==> flow/design.v <==
module spi_front (
    input clk,
    input spi_clk_in,
    input rst_n,
    output spi_clk_o,
    output spi_clk_t,
    output spi_mosi_o,
    output spi_mosi_t,
    input spi_miso_i,
    input [31:0] data_mosi,
    output [31:0] data_miso,
    input spi_begin,
    input spi_wide,
    output spi_busy
);
localparam SPI_STATE_IDLE = 0;
localparam SPI_STATE_ACTIVE = 1;
reg spi_state;
reg [4:0] spi_bit_ptr;
reg spi_clk_gate;
reg spi_busy_r;
reg [31:0]spi_tx_data;
reg [31:0]spi_rx_data;
reg [31:0]spi_rx_data_r;
assign spi_busy = spi_busy_r;
reg spi_clk_q;
wire spi_clk_fall = spi_clk_q & ~spi_clk_in;
wire spi_clk_rise = ~spi_clk_q & spi_clk_in;
always @(posedge clk or negedge rst_n) begin
    if(~rst_n) begin
        spi_clk_q <= 1'b0;
    end else begin
        spi_clk_q <= spi_clk_in;
    end
end
assign spi_clk_o = spi_clk_in & spi_clk_gate;
always @(posedge clk or negedge rst_n) begin
    if(~rst_n) begin
        spi_state <= SPI_STATE_IDLE;
        spi_bit_ptr <= 3'b0;
        spi_clk_gate <= 1'b0;
        spi_busy_r <= 1'b0;
        spi_tx_data <= 8'b0;
        spi_rx_data_r <= 32'b0;
    end else if(spi_clk_fall) begin
        case (spi_state)
            SPI_STATE_IDLE:begin
                if(spi_begin)begin
                    spi_state <= SPI_STATE_ACTIVE;
                    spi_bit_ptr <= {{2{spi_wide}},3'h7};
                    spi_clk_gate <= 1'b1;
                    spi_busy_r <= 1'b1;
                    spi_tx_data <= data_mosi;
                end
            end
            SPI_STATE_ACTIVE:begin
                if(~|spi_bit_ptr)begin
                    spi_state <= SPI_STATE_IDLE;
                    spi_bit_ptr <= 3'h0;
                    spi_clk_gate <= 1'b0;
                    spi_busy_r <= 1'b0;
                    spi_rx_data_r <= spi_rx_data;
                end else begin
                    spi_bit_ptr <= spi_bit_ptr - 3'b1;
                end
            end
            default: begin
                spi_state <= SPI_STATE_IDLE;
                spi_bit_ptr <= 3'b0;
                spi_clk_gate <= 1'b0;
                spi_busy_r <= 1'b0; 
            end
        endcase
    end
end
reg spi_mosi_r;
assign spi_mosi_o = spi_mosi_r;
always @(*) begin
    case (spi_bit_ptr)
        5'd1: spi_mosi_r = spi_tx_data[1];
        5'd2: spi_mosi_r = spi_tx_data[2];
        5'd3: spi_mosi_r = spi_tx_data[3];
        5'd4: spi_mosi_r = spi_tx_data[4];
        5'd5: spi_mosi_r = spi_tx_data[5];
        5'd6: spi_mosi_r = spi_tx_data[6];
        5'd7: spi_mosi_r = spi_tx_data[7];
        5'd8: spi_mosi_r = spi_tx_data[8];
        5'd9: spi_mosi_r = spi_tx_data[9];
        5'd10: spi_mosi_r = spi_tx_data[10];
        5'd11: spi_mosi_r = spi_tx_data[11];
        5'd12: spi_mosi_r = spi_tx_data[12];
        5'd13: spi_mosi_r = spi_tx_data[13];
        5'd14: spi_mosi_r = spi_tx_data[14];
        5'd15: spi_mosi_r = spi_tx_data[15];
        5'd16: spi_mosi_r = spi_tx_data[16];
        5'd17: spi_mosi_r = spi_tx_data[17];
        5'd18: spi_mosi_r = spi_tx_data[18];
        5'd19: spi_mosi_r = spi_tx_data[19];
        5'd20: spi_mosi_r = spi_tx_data[20];
        5'd21: spi_mosi_r = spi_tx_data[21];
        5'd22: spi_mosi_r = spi_tx_data[22];
        5'd23: spi_mosi_r = spi_tx_data[23];
        5'd24: spi_mosi_r = spi_tx_data[24];
        5'd25: spi_mosi_r = spi_tx_data[25];
        5'd26: spi_mosi_r = spi_tx_data[26];
        5'd27: spi_mosi_r = spi_tx_data[27];
        5'd28: spi_mosi_r = spi_tx_data[28];
        5'd29: spi_mosi_r = spi_tx_data[29];
        5'd30: spi_mosi_r = spi_tx_data[30];
        5'd31: spi_mosi_r = spi_tx_data[31];
        default: spi_mosi_r = spi_tx_data[0];
    endcase
end
assign data_miso = spi_rx_data_r;
always @(posedge clk or negedge rst_n) begin
    if(~rst_n) begin
        spi_rx_data <= 8'b0;
    end else if(spi_clk_rise && spi_busy_r) begin
        spi_rx_data <= {spi_rx_data[30:0],spi_miso_i};
    end else begin
        spi_rx_data <= spi_rx_data;
    end
end
endmodule
module spi_host #
	(
		parameter C_S_AXIS_TDATA_WIDTH = 32,
		parameter integer C_S_AXI_DATA_WIDTH	= 32,
		parameter integer C_S_AXI_ADDR_WIDTH	= 8,
		parameter integer SPI_CS_WIDTH	= 16
	) (
	input spi_clk_i,
	output spi_clk_o,
	output spi_clk_t,
	input spi_mosi_i,
	output spi_mosi_o,
	output spi_mosi_t,
	input spi_miso_i,
	output spi_miso_o,
	output spi_miso_t,
	input [SPI_CS_WIDTH - 1:0]spi_cs_i,
	output [SPI_CS_WIDTH - 1:0]spi_cs_o,
	output [SPI_CS_WIDTH - 1:0]spi_cs_t,
	input  s_axi_aclk,
	input  s_axi_aresetn,
	input [C_S_AXI_ADDR_WIDTH-1 : 0] s_axi_awaddr,
	input  s_axi_awvalid,
	output  s_axi_awready,
	input [C_S_AXI_DATA_WIDTH-1 : 0] s_axi_wdata,
	input  s_axi_wvalid,
	output  s_axi_wready,
	output [1 : 0] s_axi_bresp,
	output  s_axi_bvalid,
	input  s_axi_bready,
	input [C_S_AXI_ADDR_WIDTH-1 : 0] s_axi_araddr,
	input  s_axi_arvalid,
	output  s_axi_arready,
	output [C_S_AXI_DATA_WIDTH-1 : 0] s_axi_rdata,
	output [1 : 0] s_axi_rresp,
	output  s_axi_rvalid,
	input  s_axi_rready,
	output  s_axis_tready,
	input [C_S_AXIS_TDATA_WIDTH-1 : 0] s_axis_tdata,
	input  s_axis_tlast,
	input  s_axis_tvalid,
	input  m_axis_tready,
	output [C_S_AXIS_TDATA_WIDTH-1 : 0] m_axis_tdata,
	output  m_axis_tlast,
	output  m_axis_tvalid
);
localparam integer OP_STATUS_ADDR = 0;
localparam integer DATA_ACCESS_ADDR = 4;
localparam integer SPI_CS_W1C_ADDR = 8;
localparam integer SPI_CHIP_SEL_ADDR = 12;
localparam integer SPI_CS_W1S_ADDR = 16;
localparam integer SPI_CTL_ADDR = 20;
localparam integer SPI_CLK_SPCL_ADDR = 24;
localparam integer SPI_BURST_CNT_ADDR = 28;
wire rst_n;
assign rst_n = s_axi_aresetn;
reg [C_S_AXI_ADDR_WIDTH-1:0]awaddr_r;
wire aw_success;
assign aw_success = s_axi_awvalid & s_axi_awready;
reg [C_S_AXI_ADDR_WIDTH-1:0]araddr_r;
wire ar_success;
assign ar_success = s_axi_arvalid & s_axi_arready;
wire spi_state_is_idle;
assign spi_state_is_idle = (spi_control_state == AXI_SPI_STATE_IDLE);
always @(posedge s_axi_aclk or negedge rst_n ) begin
	if(~rst_n)begin
		awaddr_r <= 0;
	end else if(spi_state_is_idle && aw_success) begin
		awaddr_r <= s_axi_awaddr;
	end else begin
		awaddr_r <= awaddr_r;
	end
end
always @(posedge s_axi_aclk or negedge rst_n ) begin
	if(~rst_n)begin
		araddr_r <= 0;
	end else if(ar_success) begin
		araddr_r <= s_axi_araddr;
	end else begin
		araddr_r <= araddr_r;
	end
end
wire [C_S_AXI_ADDR_WIDTH-1:0]awaddr_active;
assign awaddr_active = aw_success ? s_axi_awaddr : awaddr_r;
wire [C_S_AXI_ADDR_WIDTH-1:0]araddr_active;
assign araddr_active = ar_success ? s_axi_araddr : araddr_r;
reg [1:0] axi_mm_if_state ;
reg ar_ready;
wire r_valid;
assign r_valid = ~ar_ready;
assign s_axi_arready = ar_ready;
assign s_axi_rvalid = r_valid & spi_state_is_idle;
always @(posedge s_axi_aclk or negedge rst_n) begin
	if(~rst_n)begin
		ar_ready <= 1'b1;
	end else if(s_axi_arready && s_axi_arvalid) begin
		ar_ready <= 1'b0;
	end else if(s_axi_rready && s_axi_rvalid) begin
		ar_ready <= 1'b1;
	end
end
assign s_axi_rresp = 2'b0;
assign s_axi_awready = spi_state_is_idle;
assign s_axi_wready = spi_state_is_idle;
assign w_ready = spi_state_is_idle;
assign s_axi_bresp = 2'b0;
reg b_valid;
assign s_axi_bvalid = b_valid;
assign s_axi_bvalid = b_valid;
always @(posedge s_axi_aclk or negedge rst_n) begin
	if(~rst_n)begin
		b_valid <= 1'b0;
	end else if(s_axi_wready && s_axi_wvalid && ~b_valid) begin
		b_valid <= 1'b1;
	end else if(s_axi_bready && b_valid) begin
		b_valid <= 1'b0;
	end
end
wire w_success;
assign w_success = s_axi_wvalid & s_axi_wready;
wire r_success;
assign r_success = s_axi_rvalid & s_axi_rready;
localparam AXI_SPI_STATE_IDLE = 5;
localparam AXI_SPI_STATE_MM_ARMED = 0;
localparam AXI_SPI_STATE_MM_ACTIVE = 1;
localparam AXI_SPI_STATE_S_ARMED = 2;
localparam AXI_SPI_STATE_S_ACTIVE = 3;
reg [2:0]spi_control_state ;
	wire spi_mode_stream;
reg [31:0]spi_tx_data;
reg [31:0]spi_strm_b_len;
	wire spi_strm_b_len_nz;
	assign spi_strm_b_len_nz = |spi_strm_b_len;
reg spi_front_begin;
	wire spi_front_wide;
	assign spi_front_wide = spi_control_state[1];
	wire spi_front_busy;
reg s_axis_tready_r;
reg s_axis_tlast_r;
reg m_axis_tvalid_r;
reg m_axis_tlast_r;
assign s_axis_tready = s_axis_tready_r;
assign m_axis_tvalid = m_axis_tvalid_r;
assign m_axis_tlast = m_axis_tlast_r;
always @(posedge s_axi_aclk or negedge rst_n) begin
	if(~rst_n)begin
		s_axis_tlast_r <= 1'b0;
	end else if (s_axis_tvalid && s_axis_tready) begin
		s_axis_tlast_r <= s_axis_tlast;
	end
end
always @(posedge s_axi_aclk or negedge rst_n) begin
	if(~rst_n)begin
		spi_control_state <= AXI_SPI_STATE_IDLE;
		spi_tx_data <= 32'h0;
		spi_strm_b_len <= 32'h0;
		spi_front_begin <= 1'b0;
		s_axis_tready_r <= 1'b0;
		m_axis_tvalid_r <= 1'b0;
		m_axis_tlast_r <= 1'b0;
	end else begin
		case (spi_control_state)
			AXI_SPI_STATE_IDLE : begin
				if (w_success && awaddr_active == DATA_ACCESS_ADDR) begin
					spi_control_state <= AXI_SPI_STATE_MM_ARMED;
					spi_tx_data <= s_axi_wdata;
					spi_front_begin <= 1'b1;
				end else if (w_success && awaddr_active == SPI_BURST_CNT_ADDR) begin
					spi_control_state <= AXI_SPI_STATE_S_ARMED;
					spi_strm_b_len <= s_axi_wdata;
					spi_front_begin <= spi_strm_s2mm;
					s_axis_tready_r <= 1'b1;
					m_axis_tvalid_r <= 1'b0;
					m_axis_tlast_r <= 1'b0;
				end else begin
					if(s_axis_tvalid & s_axis_tready) begin
						s_axis_tready_r <= 1'b0;
					end
					if(m_axis_tvalid & m_axis_tready)begin
						m_axis_tvalid_r <= 1'b0; 
						m_axis_tlast_r <= 1'b0;
					end
				end
			end
			AXI_SPI_STATE_MM_ARMED : begin
				if (spi_front_busy) begin
					spi_control_state <= AXI_SPI_STATE_MM_ACTIVE;
					spi_front_begin <= 1'b0;
				end
			end
			AXI_SPI_STATE_MM_ACTIVE : begin
				if (~spi_front_busy) begin
					spi_control_state <= AXI_SPI_STATE_IDLE;
				end
			end
			AXI_SPI_STATE_S_ARMED : begin
				if (spi_front_busy) begin
					spi_control_state <= AXI_SPI_STATE_S_ACTIVE;
					spi_strm_b_len <= spi_strm_b_len - 32'b1;
					spi_front_begin <= 1'b0;
				end else if(s_axis_tvalid & s_axis_tready) begin
					spi_front_begin <= 1'b1;
					spi_tx_data <= stream_word_odrered;
					s_axis_tready_r <= 1'b0;
					m_axis_tvalid_r <= 1'b0;
				end else if(m_axis_tvalid & m_axis_tready)begin
					spi_front_begin <= 1'b1;
					s_axis_tready_r <= 1'b0;
					m_axis_tvalid_r <= 1'b0;
				end
			end
			AXI_SPI_STATE_S_ACTIVE : begin
				if (~spi_front_busy && spi_strm_b_len_nz) begin
					if(s_axis_tlast_r && ~spi_strm_s2mm) begin
						spi_control_state <= AXI_SPI_STATE_IDLE;
						spi_strm_b_len <= 32'h0;
						s_axis_tready_r <= 1'b1;
						m_axis_tvalid_r <= spi_strm_s2mm;
						m_axis_tlast_r <= spi_strm_s2mm;
					end else begin
						spi_control_state <= AXI_SPI_STATE_S_ARMED;
						s_axis_tready_r <= 1'b1;
						m_axis_tvalid_r <= spi_strm_s2mm;
					end
				end else if (~spi_front_busy && ~spi_strm_b_len_nz) begin
					spi_control_state <= AXI_SPI_STATE_IDLE;
					spi_strm_b_len <= 32'h0;
					s_axis_tready_r <= 1'b1;
					m_axis_tvalid_r <= spi_strm_s2mm;
					m_axis_tlast_r <= spi_strm_s2mm;
				end
			end 
			default: begin
				spi_control_state <= AXI_SPI_STATE_IDLE;
				spi_tx_data <= 32'h0;
				spi_strm_b_len <= 32'h0;
				spi_front_begin <= 1'b0;
				s_axis_tready_r <= 1'b0;
				m_axis_tvalid_r <= 1'b0;
				m_axis_tlast_r <= 1'b0;
			end
		endcase
	end
end
reg [15:0]spi_ctl_reg;
	always @(posedge s_axi_aclk or negedge rst_n) begin
		if(~rst_n)begin
			spi_ctl_reg <= 0;
		end else if(w_success && awaddr_active == SPI_CTL_ADDR && spi_state_is_idle)begin
			spi_ctl_reg <= s_axi_wdata[15:0];
		end else begin
			spi_ctl_reg <= spi_ctl_reg;
		end
	end
wire spi_strm_s2mm;
assign spi_strm_s2mm = spi_ctl_reg[15];
wire [4:0]stream_byte_order;
assign stream_byte_order = spi_ctl_reg[4:0];
localparam STREAM_BYTE_ORDER_0123 = 5'd0;
localparam STREAM_BYTE_ORDER_0132 = 5'd1;
localparam STREAM_BYTE_ORDER_0213 = 5'd2;
localparam STREAM_BYTE_ORDER_0231 = 5'd3;
localparam STREAM_BYTE_ORDER_0312 = 5'd4;
localparam STREAM_BYTE_ORDER_0321 = 5'd5;
localparam STREAM_BYTE_ORDER_1023 = 5'd6;
localparam STREAM_BYTE_ORDER_1032 = 5'd7;
localparam STREAM_BYTE_ORDER_1203 = 5'd8;
localparam STREAM_BYTE_ORDER_1230 = 5'd9;
localparam STREAM_BYTE_ORDER_1302 = 5'd10;
localparam STREAM_BYTE_ORDER_1320 = 5'd11;
localparam STREAM_BYTE_ORDER_2013 = 5'd12;
localparam STREAM_BYTE_ORDER_2031 = 5'd13;
localparam STREAM_BYTE_ORDER_2103 = 5'd14;
localparam STREAM_BYTE_ORDER_2130 = 5'd15;
localparam STREAM_BYTE_ORDER_2301 = 5'd16;
localparam STREAM_BYTE_ORDER_2310 = 5'd17;
localparam STREAM_BYTE_ORDER_3012 = 5'd18;
localparam STREAM_BYTE_ORDER_3021 = 5'd19;
localparam STREAM_BYTE_ORDER_3102 = 5'd20;
localparam STREAM_BYTE_ORDER_3120 = 5'd21;
localparam STREAM_BYTE_ORDER_3201 = 5'd22;
localparam STREAM_BYTE_ORDER_3210 = 5'd23;
reg [31:0] stream_word_odrered;
always @ (*)begin
	case (stream_byte_order)
		STREAM_BYTE_ORDER_0123 : stream_word_odrered = {s_axis_tdata[7:0], s_axis_tdata[15:8], s_axis_tdata[23:16], s_axis_tdata[31:24]};
		STREAM_BYTE_ORDER_0132 : stream_word_odrered = {s_axis_tdata[7:0], s_axis_tdata[15:8], s_axis_tdata[31:24], s_axis_tdata[23:16]};
		STREAM_BYTE_ORDER_0213 : stream_word_odrered = {s_axis_tdata[7:0], s_axis_tdata[23:16], s_axis_tdata[15:8], s_axis_tdata[31:24]};
		STREAM_BYTE_ORDER_0231 : stream_word_odrered = {s_axis_tdata[7:0], s_axis_tdata[23:16], s_axis_tdata[31:24], s_axis_tdata[15:8]};
		STREAM_BYTE_ORDER_0312 : stream_word_odrered = {s_axis_tdata[7:0], s_axis_tdata[31:24], s_axis_tdata[15:8], s_axis_tdata[23:16]};
		STREAM_BYTE_ORDER_0321 : stream_word_odrered = {s_axis_tdata[7:0], s_axis_tdata[31:24], s_axis_tdata[23:16], s_axis_tdata[15:8]};
		STREAM_BYTE_ORDER_1023 : stream_word_odrered = {s_axis_tdata[15:8], s_axis_tdata[7:0], s_axis_tdata[23:16], s_axis_tdata[31:24]};
		STREAM_BYTE_ORDER_1032 : stream_word_odrered = {s_axis_tdata[15:8], s_axis_tdata[7:0], s_axis_tdata[31:24], s_axis_tdata[23:16]};
		STREAM_BYTE_ORDER_1203 : stream_word_odrered = {s_axis_tdata[15:8], s_axis_tdata[23:16], s_axis_tdata[7:0], s_axis_tdata[31:24]};
		STREAM_BYTE_ORDER_1230 : stream_word_odrered = {s_axis_tdata[15:8], s_axis_tdata[23:16], s_axis_tdata[31:24], s_axis_tdata[7:0]};
		STREAM_BYTE_ORDER_1302 : stream_word_odrered = {s_axis_tdata[15:8], s_axis_tdata[31:24], s_axis_tdata[7:0], s_axis_tdata[23:16]};
		STREAM_BYTE_ORDER_1320 : stream_word_odrered = {s_axis_tdata[15:8], s_axis_tdata[31:24], s_axis_tdata[23:16], s_axis_tdata[7:0]};
		STREAM_BYTE_ORDER_2013 : stream_word_odrered = {s_axis_tdata[23:16], s_axis_tdata[7:0], s_axis_tdata[15:8], s_axis_tdata[31:24]};
		STREAM_BYTE_ORDER_2031 : stream_word_odrered = {s_axis_tdata[23:16], s_axis_tdata[7:0], s_axis_tdata[31:24], s_axis_tdata[15:8]};
		STREAM_BYTE_ORDER_2103 : stream_word_odrered = {s_axis_tdata[23:16], s_axis_tdata[15:8], s_axis_tdata[7:0], s_axis_tdata[31:24]};
		STREAM_BYTE_ORDER_2130 : stream_word_odrered = {s_axis_tdata[23:16], s_axis_tdata[15:8], s_axis_tdata[31:24], s_axis_tdata[7:0]};
		STREAM_BYTE_ORDER_2301 : stream_word_odrered = {s_axis_tdata[23:16], s_axis_tdata[31:24], s_axis_tdata[7:0], s_axis_tdata[15:8]};
		STREAM_BYTE_ORDER_2310 : stream_word_odrered = {s_axis_tdata[23:16], s_axis_tdata[31:24], s_axis_tdata[15:8], s_axis_tdata[7:0]};
		STREAM_BYTE_ORDER_3012 : stream_word_odrered = {s_axis_tdata[31:24], s_axis_tdata[7:0], s_axis_tdata[15:8], s_axis_tdata[23:16]};
		STREAM_BYTE_ORDER_3021 : stream_word_odrered = {s_axis_tdata[31:24], s_axis_tdata[7:0], s_axis_tdata[23:16], s_axis_tdata[15:8]};
		STREAM_BYTE_ORDER_3102 : stream_word_odrered = {s_axis_tdata[31:24], s_axis_tdata[15:8], s_axis_tdata[7:0], s_axis_tdata[23:16]};
		STREAM_BYTE_ORDER_3120 : stream_word_odrered = {s_axis_tdata[31:24], s_axis_tdata[15:8], s_axis_tdata[23:16], s_axis_tdata[7:0]};
		STREAM_BYTE_ORDER_3201 : stream_word_odrered = {s_axis_tdata[31:24], s_axis_tdata[23:16], s_axis_tdata[7:0], s_axis_tdata[15:8]};
		STREAM_BYTE_ORDER_3210 : stream_word_odrered = {s_axis_tdata[31:24], s_axis_tdata[23:16], s_axis_tdata[15:8], s_axis_tdata[7:0]};
		default: stream_word_odrered = {s_axis_tdata[7:0], s_axis_tdata[15:8], s_axis_tdata[23:16], s_axis_tdata[31:24]};
	endcase
end
	reg [15:0]spi_clk_pscl;
	reg [3:0]spi_clk_pscl_sel;
	reg spi_clk_gen;
	always @(posedge s_axi_aclk or negedge rst_n) begin
		if(~rst_n)begin
			spi_clk_pscl_sel <= 1;
		end else if(w_success && awaddr_active == SPI_CLK_SPCL_ADDR && spi_state_is_idle)begin
			spi_clk_pscl_sel <= s_axi_wdata[3:0];
		end else begin
			spi_clk_pscl_sel <= spi_clk_pscl_sel;
		end
	end
	always @(*)begin
		case(spi_clk_pscl_sel)
		4'h0: spi_clk_gen = 1'b0;
		4'h1: spi_clk_gen = spi_clk_pscl[0];
		4'h2: spi_clk_gen = spi_clk_pscl[1];
		4'h3: spi_clk_gen = spi_clk_pscl[2];
		4'h4: spi_clk_gen = spi_clk_pscl[3];
		4'h5: spi_clk_gen = spi_clk_pscl[4];
		4'h6: spi_clk_gen = spi_clk_pscl[5];
		4'h7: spi_clk_gen = spi_clk_pscl[6];
		4'h8: spi_clk_gen = spi_clk_pscl[7];
		4'h9: spi_clk_gen = spi_clk_pscl[8];
		4'hA: spi_clk_gen = spi_clk_pscl[9];
		4'hB: spi_clk_gen = spi_clk_pscl[10];
		4'hC: spi_clk_gen = spi_clk_pscl[11];
		4'hD: spi_clk_gen = spi_clk_pscl[12];
		4'hE: spi_clk_gen = spi_clk_pscl[13];
		4'hF: spi_clk_gen = spi_clk_pscl[14];
		default: spi_clk_gen = spi_clk_pscl[15];
		endcase
	end
	always @(posedge s_axi_aclk or negedge rst_n) begin
		if(~rst_n)begin
			spi_clk_pscl <= 16'b0;
		end else begin
			spi_clk_pscl <= spi_clk_pscl + 1;
		end
	end
	reg [SPI_CS_WIDTH-1:0]chip_sel_r;
	always @(posedge s_axi_aclk or negedge rst_n) begin
		if(~rst_n)begin
			chip_sel_r <= 16'hFFFF;
		end else if(w_success && awaddr_active == SPI_CHIP_SEL_ADDR && spi_state_is_idle)begin
			chip_sel_r <= s_axi_wdata[SPI_CS_WIDTH-1:0];
		end else if(w_success && awaddr_active == SPI_CS_W1C_ADDR && spi_state_is_idle)begin
			chip_sel_r <= chip_sel_r & ~s_axi_wdata[SPI_CS_WIDTH-1:0];
		end else if(w_success && awaddr_active == SPI_CS_W1S_ADDR && spi_state_is_idle)begin
			chip_sel_r <= chip_sel_r | s_axi_wdata[SPI_CS_WIDTH-1:0];
		end else begin
			chip_sel_r <= chip_sel_r;
		end
	end
	assign spi_cs_o = chip_sel_r;
wire [31:0]spi_front_tx_data;
assign spi_front_tx_data = spi_tx_data | {32{spi_strm_s2mm}};
wire [31:0]spi_front_rx_data;
assign m_axis_tdata = {spi_front_rx_data[7:0],spi_front_rx_data[15:8],spi_front_rx_data[23:16],spi_front_rx_data[31:24]};
spi_front front(
    .clk(s_axi_aclk),
    .spi_clk_in(spi_clk_gen),
    .rst_n(rst_n),
    .spi_clk_o(spi_clk_o),
    .spi_mosi_o(spi_mosi_o),
    .spi_miso_i(spi_miso_i),
    .data_mosi(spi_front_tx_data),
    .data_miso(spi_front_rx_data),
    .spi_begin(spi_front_begin),
    .spi_wide(spi_front_wide),
    .spi_busy(spi_front_busy)
);
assign spi_clk_t = 1'b0; 
assign spi_mosi_t = 1'b0; 
assign spi_miso_t = 1'b1; 
assign spi_miso_o = 1'b1; 
assign spi_cs_t = 16'b0; 
reg [C_S_AXI_DATA_WIDTH-1:0]s_axi_rdata_r;
assign s_axi_rdata = s_axi_rdata_r;
	always @(*) begin
		case (araddr_active)
			DATA_ACCESS_ADDR : s_axi_rdata_r = spi_front_rx_data ; 	 
			SPI_CHIP_SEL_ADDR : s_axi_rdata_r = {16'h0,chip_sel_r} ;		 
			OP_STATUS_ADDR : s_axi_rdata_r = {31'h000,spi_front_busy} ;	 
			SPI_CLK_SPCL_ADDR : s_axi_rdata_r = {20'h000,spi_clk_pscl_sel};  
			SPI_CTL_ADDR : s_axi_rdata_r = {16'h000,spi_ctl_reg};  
			default: s_axi_rdata_r = 32'h67676767;
		endcase
	end
endmodule
# From RTL to reports: spi_host
# Tool output for the design above before and after an edit, in the order of the flow.
# Lines under "orig" count in the file above, lines under "edited" in the edited file.
# "delta": "edited" minus "orig" as printed here. "change_rel_pct": 100 x difference / "orig".
# Cell names lack the library's common part.
# The mark - stands for no value.
[inputs] design="spi_host" clock="s_axi_aclk" lib="sky130hd" lib_corner="tt_025C_1v80"

# The edit
# The edit as a unified diff against the file above.
# A script made this edit. It changes what the design does and was not meant as an optimisation.
# begin of diff
@@ -494,17 +494,8 @@
 wire [31:0]spi_front_rx_data;
 assign m_axis_tdata = {spi_front_rx_data[7:0],spi_front_rx_data[15:8],spi_front_rx_data[23:16],spi_front_rx_data[31:24]};
-spi_front front(
-    .clk(s_axi_aclk),
-    .spi_clk_in(spi_clk_gen),
-    .rst_n(rst_n),
-    .spi_clk_o(spi_clk_o),
-    .spi_mosi_o(spi_mosi_o),
-    .spi_miso_i(spi_miso_i),
-    .data_mosi(spi_front_tx_data),
-    .data_miso(spi_front_rx_data),
-    .spi_begin(spi_front_begin),
-    .spi_wide(spi_front_wide),
-    .spi_busy(spi_front_busy)
-);
+assign spi_clk_o = spi_miso_i;
+assign spi_mosi_o = spi_miso_i;
+assign spi_front_rx_data = spi_front_tx_data;
+assign spi_front_busy = spi_miso_i;
 assign spi_clk_t = 1'b0; 
 assign spi_mosi_t = 1'b0; 
# end of diff

# After elaboration
# Counts by Yosys on the flattened word-level netlist (proc, flatten, opt, wreduce; memories kept). Register bits leave out memories and registers merged into their read ports (data or address). Print and check cells are left out. Cells with the same type and inputs are merged into one.
[word_totals] item="regBits" orig=246 edited=125 delta=-121 change_rel_pct=-49.19
[word_totals] item="in_bits" orig=109 edited=109 delta=0 change_rel_pct=0.00
[word_totals] item="out_inout_bits" orig=114 edited=114 delta=0 change_rel_pct=0.00
[word_totals] item="elab_cells" orig=270 edited=175 delta=-95 change_rel_pct=-35.19
[classes] item="n_addsub" orig=3 edited=1 delta=-2 change_rel_pct=-66.67
[classes] item="n_eq" orig=101 edited=52 delta=-49 change_rel_pct=-48.51
[classes] item="mux" orig=71 edited=53 delta=-18 change_rel_pct=-25.35
[classes] item="logic" orig=26 edited=18 delta=-8 change_rel_pct=-30.77
[classes] item="n_reduce_logical" orig=46 edited=37 delta=-9 change_rel_pct=-19.57
[op_table] cell="5-bit equality test (second input constant)" orig=24 edited=8 delta=-16 change_rel_pct=-66.67
[op_table] cell="1-bit 2-to-1 mux" orig=33 edited=23 delta=-10 change_rel_pct=-30.30
[op_table] cell="5-bit by 4-bit equality test with 1-bit output (second input constant)" orig=16 edited=8 delta=-8 change_rel_pct=-50.00
[op_table] cell="4-bit equality test (second input constant)" orig=8 edited=0 delta=-8 change_rel_pct=-100.00
[op_table] cell="1-bit inverter" orig=13 edited=8 delta=-5 change_rel_pct=-38.46
[op_table] cell="5-bit by 3-bit equality test with 1-bit output (second input constant)" orig=8 edited=4 delta=-4 change_rel_pct=-50.00
[op_table] cell="4-bit by 3-bit equality test with 1-bit output (second input constant)" orig=4 edited=0 delta=-4 change_rel_pct=-100.00
[op_table] cell="1-bit bitwise AND" orig=9 edited=6 delta=-3 change_rel_pct=-33.33
[op_table] cell="3-bit AND reduction" orig=3 edited=0 delta=-3 change_rel_pct=-100.00
[op_table] cell="5-bit by 2-bit equality test with 1-bit output (second input constant)" orig=4 edited=2 delta=-2 change_rel_pct=-50.00
[op_table] cell="4-bit by 2-bit equality test with 1-bit output (second input constant)" orig=2 edited=0 delta=-2 change_rel_pct=-100.00
[op_table] cell="5-bit 2-to-1 mux" orig=2 edited=0 delta=-2 change_rel_pct=-100.00
[op_table] cell="2-bit by 1-bit != test with 1-bit output (second input constant)" orig=2 edited=0 delta=-2 change_rel_pct=-100.00
[op_table] cell="1-bit parallel mux with 2-bit select" orig=2 edited=0 delta=-2 change_rel_pct=-100.00
[op_table] cell="1-bit logical AND" orig=23 edited=22 delta=-1 change_rel_pct=-4.35
[op_table] cell="1-bit parallel mux with 4-bit select" orig=3 edited=2 delta=-1 change_rel_pct=-33.33
[op_table] cell="4-bit AND reduction" orig=3 edited=2 delta=-1 change_rel_pct=-33.33
[op_table] cell="5-bit by 1-bit equality test with 1-bit output (second input constant)" orig=2 edited=1 delta=-1 change_rel_pct=-50.00
[op_table] cell="2-bit OR reduction" orig=2 edited=1 delta=-1 change_rel_pct=-50.00
[op_table] cell="16-bit by 1-bit adder with 16-bit output (second input constant)" orig=1 edited=0 delta=-1 change_rel_pct=-100.00
[op_table] cell="4-bit by 1-bit equality test with 1-bit output (second input constant)" orig=1 edited=0 delta=-1 change_rel_pct=-100.00
[op_table] cell="4-bit zero test" orig=1 edited=0 delta=-1 change_rel_pct=-100.00
[op_table] cell="4-bit by 3-bit != test with 1-bit output (second input constant)" orig=1 edited=0 delta=-1 change_rel_pct=-100.00
[op_table] cell="1-bit parallel mux with 16-bit select" orig=1 edited=0 delta=-1 change_rel_pct=-100.00
[op_table] cell="1-bit parallel mux with 31-bit select" orig=1 edited=0 delta=-1 change_rel_pct=-100.00
[op_table] cell="5-bit parallel mux with 2-bit select" orig=1 edited=0 delta=-1 change_rel_pct=-100.00
[op_table] cell="2-bit AND reduction" orig=1 edited=0 delta=-1 change_rel_pct=-100.00
[op_table] cell="5-bit OR reduction" orig=1 edited=0 delta=-1 change_rel_pct=-100.00
# Not every row of either side is listed.

# Logic depth
# Longest topological path by Yosys (ltp), each cell counted once; first at word level (registers and memories cut), then after technology mapping (sequential cells cut; the memories' decode and read muxes count).
[depth] item="ltp_word" orig=9 edited=9 delta=0 change_rel_pct=0.00
[depth] item="ABC_AREA" orig="0" edited="0"
[depth] item="depth_mapped" orig=11 edited=10 delta=-1 change_rel_pct=-9.09
[depth] item="mapped_depth_nobuf" orig=8 edited=8 delta=0 change_rel_pct=0.00

# Synthesis result
# Source: synth_stat.txt of the flow (Yosys; design flattened, memories mapped). It holds for the ABC_AREA given above (unset counts as 0); a run with the other value may have another netlist.
[synth_totals] item="stdcells" orig=1459 edited=1073 delta=-386 change_rel_pct=-26.46
[synth_totals] item="synth_area_um2" orig=13658.1 edited=8851.0 delta=-4807.1 change_rel_pct=-35.20
[synth_totals] item="sequential_area_um2" orig=6155.9 edited=3201.8 delta=-2954.1 change_rel_pct=-47.99
[synth_totals] item="flip_flops" orig=245 edited=127 delta=-118 change_rel_pct=-48.16
[synth_totals] item="buffers" orig=128 edited=103 delta=-25 change_rel_pct=-19.53
[types] cell_type="dfrtp_1" orig=225 edited=108 delta=-117 change_rel_pct=-52.00
[types] cell_type="a21oi_1" orig=134 edited=37 delta=-97 change_rel_pct=-72.39
[types] cell_type="nor2_1" orig=166 edited=86 delta=-80 change_rel_pct=-48.19
[types] cell_type="mux2_2" orig=99 edited=29 delta=-70 change_rel_pct=-70.71
[types] cell_type="o21ai_0" orig=63 edited=99 delta=36 change_rel_pct=57.14
[types] cell_type="o21ai_1" orig=40 edited=4 delta=-36 change_rel_pct=-90.00
[types] cell_type="inv_1" orig=22 edited=54 delta=32 change_rel_pct=145.45
[types] cell_type="nand2_1" orig=144 edited=118 delta=-26 change_rel_pct=-18.06
[types] cell_type="a22o_1" orig=47 edited=23 delta=-24 change_rel_pct=-51.06
[types] cell_type="or2_2" orig=1 edited=16 delta=15 change_rel_pct=1500.00
[types] cell_type="o211ai_1" orig=6 edited=20 delta=14 change_rel_pct=233.33
[types] cell_type="buf_2" orig=21 edited=9 delta=-12 change_rel_pct=-57.14
[types] cell_type="nand2b_1" orig=17 edited=7 delta=-10 change_rel_pct=-58.82
[types] cell_type="a221oi_1" orig=10 edited=2 delta=-8 change_rel_pct=-80.00
[types] cell_type="xnor2_1" orig=10 edited=2 delta=-8 change_rel_pct=-80.00
[types] cell_type="and3_1" orig=7 edited=15 delta=8 change_rel_pct=114.29
[types] cell_type="ha_1" orig=8 edited=1 delta=-7 change_rel_pct=-87.50
[types] cell_type="xor2_1" orig=7 edited=0 delta=-7 change_rel_pct=-100.00
# Not every row of either side is listed.
# By module: a second synthesis without flattening, with its own total; a netlist apart from the flattened one above.
[unflattened] item="cells_unflattened" orig=1457
[unflattened] item="hier_area_um2" orig=14000.9
# Rows give one instance, submodules left out.
[modules_orig] mod="spi_host" n_inst=1 cells=1114 mod_area_um2=9416.5 seq_area_um2=3553.4
[modules_orig] mod="spi_front" n_inst=1 cells=343 mod_area_um2=4584.4 seq_area_um2=2602.5

# Timing after synthesis
# OpenSTA on the mapped netlist: ideal clock, no wires. The path of least setup slack (recovery checks aside). Input and output delay are each 20% of the period. Register names are those of the netlist, which keeps one name where synthesis merged equal registers.
[synth_path] item="kind" orig="input port to output port" edited="input port to output port"
[synth_path] item="from" orig="input port s_axi_arvalid" edited="input port s_axi_arvalid"
[synth_path] item="to" orig="output port s_axi_rdata[16]" edited="output port s_axi_rdata[10]"
[synth_path] item="tclk_ns" orig=10.0 edited=10.0 delta=0.0 change_rel_pct=0.00
[synth_path] item="in_delay_ns" orig=2.000 edited=2.000 delta=0.000 change_rel_pct=0.00
[synth_path] item="out_delay_ns" orig=2.000 edited=2.000 delta=0.000 change_rel_pct=0.00
[synth_path] item="t_first_pin_ns" orig=2.000 edited=2.000 delta=0.000 change_rel_pct=0.00
[synth_path] item="arrival_time_ns" orig=3.887 edited=3.923 delta=0.036 change_rel_pct=0.93
[synth_path] item="t_required_ns" orig=8.000 edited=8.000 delta=0.000 change_rel_pct=0.00
[synth_path] item="path_slack_ns" orig=4.113 edited=4.077 delta=-0.036
[synth_path] item="delay_ns" orig=1.887 edited=1.923 delta=0.036 change_rel_pct=1.91
[synth_path] item="path_stages" orig=8 edited=8 delta=0 change_rel_pct=0.00
[synth_path] item="n_path_buf" orig=1 edited=2 delta=1 change_rel_pct=100.00
[synth_path] item="period_less_setup_slack_ns" orig=5.887 edited=5.923 delta=0.036 change_rel_pct=0.61
# "delay_ns" is the arrival time less input delay plus setup time.
# A path that ends at an output port has no setup time.
# "path_stages": output pins that drive a net of the path, with the launching flip-flop's if there is one; two outputs of one cell count as two.
# "period_less_setup_slack_ns" = period - worst setup slack (recovery checks aside). The figure is calculated, with input and output delays left at 20% of the set period.
# Between the ends stands the longest chain of elaborated cells between them, by number of cells; it is not shown to be the way that was timed. Of several equally long chains one is given.
# A line is the first line of the expression or statement that the cell stems from. Yosys adds cells for indexed reads and writes and turns some case tables into memories.
[synth_between_orig] cell_sequence="nand2_1 mux2i_1 inv_1 nor2_1 nor3_1 a211oi_1 buf_2 nand2_1" elab_chain_len=4 cone_cells=8 cone_classes="eq/ne (4); mux (2); logic (1); reduce/logical (1)"
[synth_lines_orig] item="start: declaration" line_no=156 rtl="input s_axi_arvalid,"
[synth_lines_orig] item="1-bit bitwise AND" line_no=186 rtl="assign ar_success = s_axi_arvalid & s_axi_arready;"
[synth_lines_orig] item="8-bit 2-to-1 mux" line_no=210 rtl="assign araddr_active = ar_success ? s_axi_araddr : araddr_r;"
[synth_lines_orig] item="8-bit by 5-bit equality test with 1-bit output" line_no=517 rtl="case (araddr_active)"
[synth_lines_orig] item="32-bit parallel mux with 5-bit select" line_no=517
[synth_lines_orig] item="end: declaration" line_no=158 rtl="output [C_S_AXI_DATA_WIDTH-1 : 0] s_axi_rdata,"
[synth_between_edited] cell_sequence="buf_2 nand2_1 a2111o_1 or2_2 nor4_4 buf_2 nand2_1 o2111ai_1" elab_chain_len=4 cone_cells=8 cone_classes="eq/ne (4); mux (2); logic (1); reduce/logical (1)"
[synth_lines_edited] item="start: declaration" line_no=156 rtl="input s_axi_arvalid,"
[synth_lines_edited] item="1-bit bitwise AND" line_no=186 rtl="assign ar_success = s_axi_arvalid & s_axi_arready;"
[synth_lines_edited] item="8-bit 2-to-1 mux" line_no=210 rtl="assign araddr_active = ar_success ? s_axi_araddr : araddr_r;"
[synth_lines_edited] item="8-bit by 5-bit equality test with 1-bit output" line_no=508 rtl="case (araddr_active)"
[synth_lines_edited] item="32-bit parallel mux with 5-bit select" line_no=508
[synth_lines_edited] item="end: declaration" line_no=158 rtl="output [C_S_AXI_DATA_WIDTH-1 : 0] s_axi_rdata,"

# Timing after layout
# Path of least setup slack in the final report of each run of pair A (OpenROAD, finished layout, wires in). Where an end is a register, its clock arrival counts in the times.
[layout_path] item="kind" orig="input port to output port" edited="input port to output port"
[layout_path] item="from" orig="input port s_axi_arvalid" edited="input port s_axi_arvalid"
[layout_path] item="to" orig="output port s_axi_rdata[5]" edited="output port s_axi_rdata[29]"
[layout_path] item="tclk_ns" orig=7.69 edited=7.69 delta=0.00 change_rel_pct=0.00
[layout_path] item="in_delay_ns" orig=1.54 edited=1.54 delta=0.00 change_rel_pct=0.00
[layout_path] item="out_delay_ns" orig=1.54 edited=1.54 delta=0.00 change_rel_pct=0.00
[layout_path] item="t_first_pin_ns" orig=1.54 edited=1.54 delta=0.00 change_rel_pct=0.00
[layout_path] item="arrival_time_ns" orig=4.76 edited=5.01 delta=0.25 change_rel_pct=5.25
[layout_path] item="t_required_ns" orig=6.15 edited=6.15 delta=0.00 change_rel_pct=0.00
[layout_path] item="path_slack_ns" orig=1.39 edited=1.14 delta=-0.25
[layout_path] item="path_stages" orig=10 edited=10 delta=0 change_rel_pct=0.00
[layout_path] item="n_path_buf" orig=3 edited=3 delta=0 change_rel_pct=0.00
# Between the ends stands the longest chain of elaborated cells between them, by number of cells; it is not shown to be the way that was timed. Of several equally long chains one is given.
[layout_between_orig] cell_sequence="clkdlybuf4s50_1 nand2_1 mux2i_1 inv_1 nor2_1 nor3_1 a211oi_2 buf_4 o21ai_0 clkdlybuf4s50_1" elab_chain_len=4 cone_cells=8 cone_classes="eq/ne (4); mux (2); logic (1); reduce/logical (1)"
[layout_lines_orig] item="start: declaration" line_no=156 rtl="input s_axi_arvalid,"
[layout_lines_orig] item="1-bit bitwise AND" line_no=186 rtl="assign ar_success = s_axi_arvalid & s_axi_arready;"
[layout_lines_orig] item="8-bit 2-to-1 mux" line_no=210 rtl="assign araddr_active = ar_success ? s_axi_araddr : araddr_r;"
[layout_lines_orig] item="8-bit by 5-bit equality test with 1-bit output" line_no=517 rtl="case (araddr_active)"
[layout_lines_orig] item="32-bit parallel mux with 5-bit select" line_no=517
[layout_lines_orig] item="end: declaration" line_no=158 rtl="output [C_S_AXI_DATA_WIDTH-1 : 0] s_axi_rdata,"
[layout_between_edited] cell_sequence="clkdlybuf4s50_1 nand2_1 mux2i_2 inv_1 nor2_1 nor3_1 a211oi_2 buf_4 o21ai_0 clkdlybuf4s50_1" elab_chain_len=4 cone_cells=8 cone_classes="eq/ne (4); mux (2); logic (1); reduce/logical (1)"
[layout_lines_edited] item="start: declaration" line_no=156 rtl="input s_axi_arvalid,"
[layout_lines_edited] item="1-bit bitwise AND" line_no=186 rtl="assign ar_success = s_axi_arvalid & s_axi_arready;"
[layout_lines_edited] item="8-bit 2-to-1 mux" line_no=210 rtl="assign araddr_active = ar_success ? s_axi_araddr : araddr_r;"
[layout_lines_edited] item="8-bit by 5-bit equality test with 1-bit output" line_no=508 rtl="case (araddr_active)"
[layout_lines_edited] item="32-bit parallel mux with 5-bit select" line_no=508
[layout_lines_edited] item="end: declaration" line_no=158 rtl="output [C_S_AXI_DATA_WIDTH-1 : 0] s_axi_rdata,"
# Some nets on the timed path still bear RTL names; the line given drives or declares the net.
[layout_named_nets_edited] net="araddr_active[4]" line_no=210

# Measured runs
# Runs of the flow (Yosys, OpenROAD) on both versions; the two runs of a pair have the same settings. The constraints put input and output delay at 20% of the set period each and load the outputs with 0.01 pF.
[flow_settings_pair_A] CORE_UTILIZATION=40 PLACE_DENSITY=0.6 period_ns=7.69 CAP_MARGIN=20 CORE_MARGIN=2 SLEW_MARGIN=20
[results_pair_A] item="synth_chip_area_um2" orig=13658.1 edited=8851.0 delta=-4807.1 change_rel_pct=-35.20
[results_pair_A] item="final_die_area_um2" orig=35639.8 edited=23334.1 delta=-12305.7 change_rel_pct=-34.53
[results_pair_A] item="post_route_stdcell_area_um2" orig=16653.5 edited=11319.6 delta=-5333.9 change_rel_pct=-32.03
[results_pair_A] item="fin_ws_ns" orig=1.393 edited=1.140 delta=-0.253
[results_pair_A] item="fin_hold_ws_ns" orig=0.478 edited=0.474 delta=-0.004
[results_pair_A] item="power_uw" orig=5260 edited=4094 delta=-1166 change_rel_pct=-22.17
[flow_settings_pair_B] CORE_ASPECT_RATIO=0.68 CORE_MARGIN=10 CORE_UTILIZATION=34 CTS_CLUSTER_SIZE=96 GPL_TIMING_DRIVEN=0 HOLD_SLACK_MARGIN=0.05 PLACE_DENSITY=0.55 SETUP_SLACK_MARGIN=0.68 period_ns=12.7 CAP_MARGIN=20 SLEW_MARGIN=20
[results_pair_B] item="synth_chip_area_um2" orig=13658.1 edited=8851.0 delta=-4807.1 change_rel_pct=-35.20
[results_pair_B] item="final_die_area_um2" orig=48737.5 edited=33006.8 delta=-15730.7 change_rel_pct=-32.28
[results_pair_B] item="post_route_stdcell_area_um2" orig=17093.9 edited=11856.4 delta=-5237.5 change_rel_pct=-30.64
[results_pair_B] item="fin_ws_ns" orig=3.913 edited=4.242 delta=0.329
[results_pair_B] item="fin_hold_ws_ns" orig=0.478 edited=0.471 delta=-0.007
[results_pair_B] item="power_uw" orig=3198 edited=2676 delta=-522 change_rel_pct=-16.32
# By "power_uw" is meant OpenSTA's value without simulated activity: inputs other than the clock are taken to toggle once in ten clock periods, and the tool carries that through the logic.
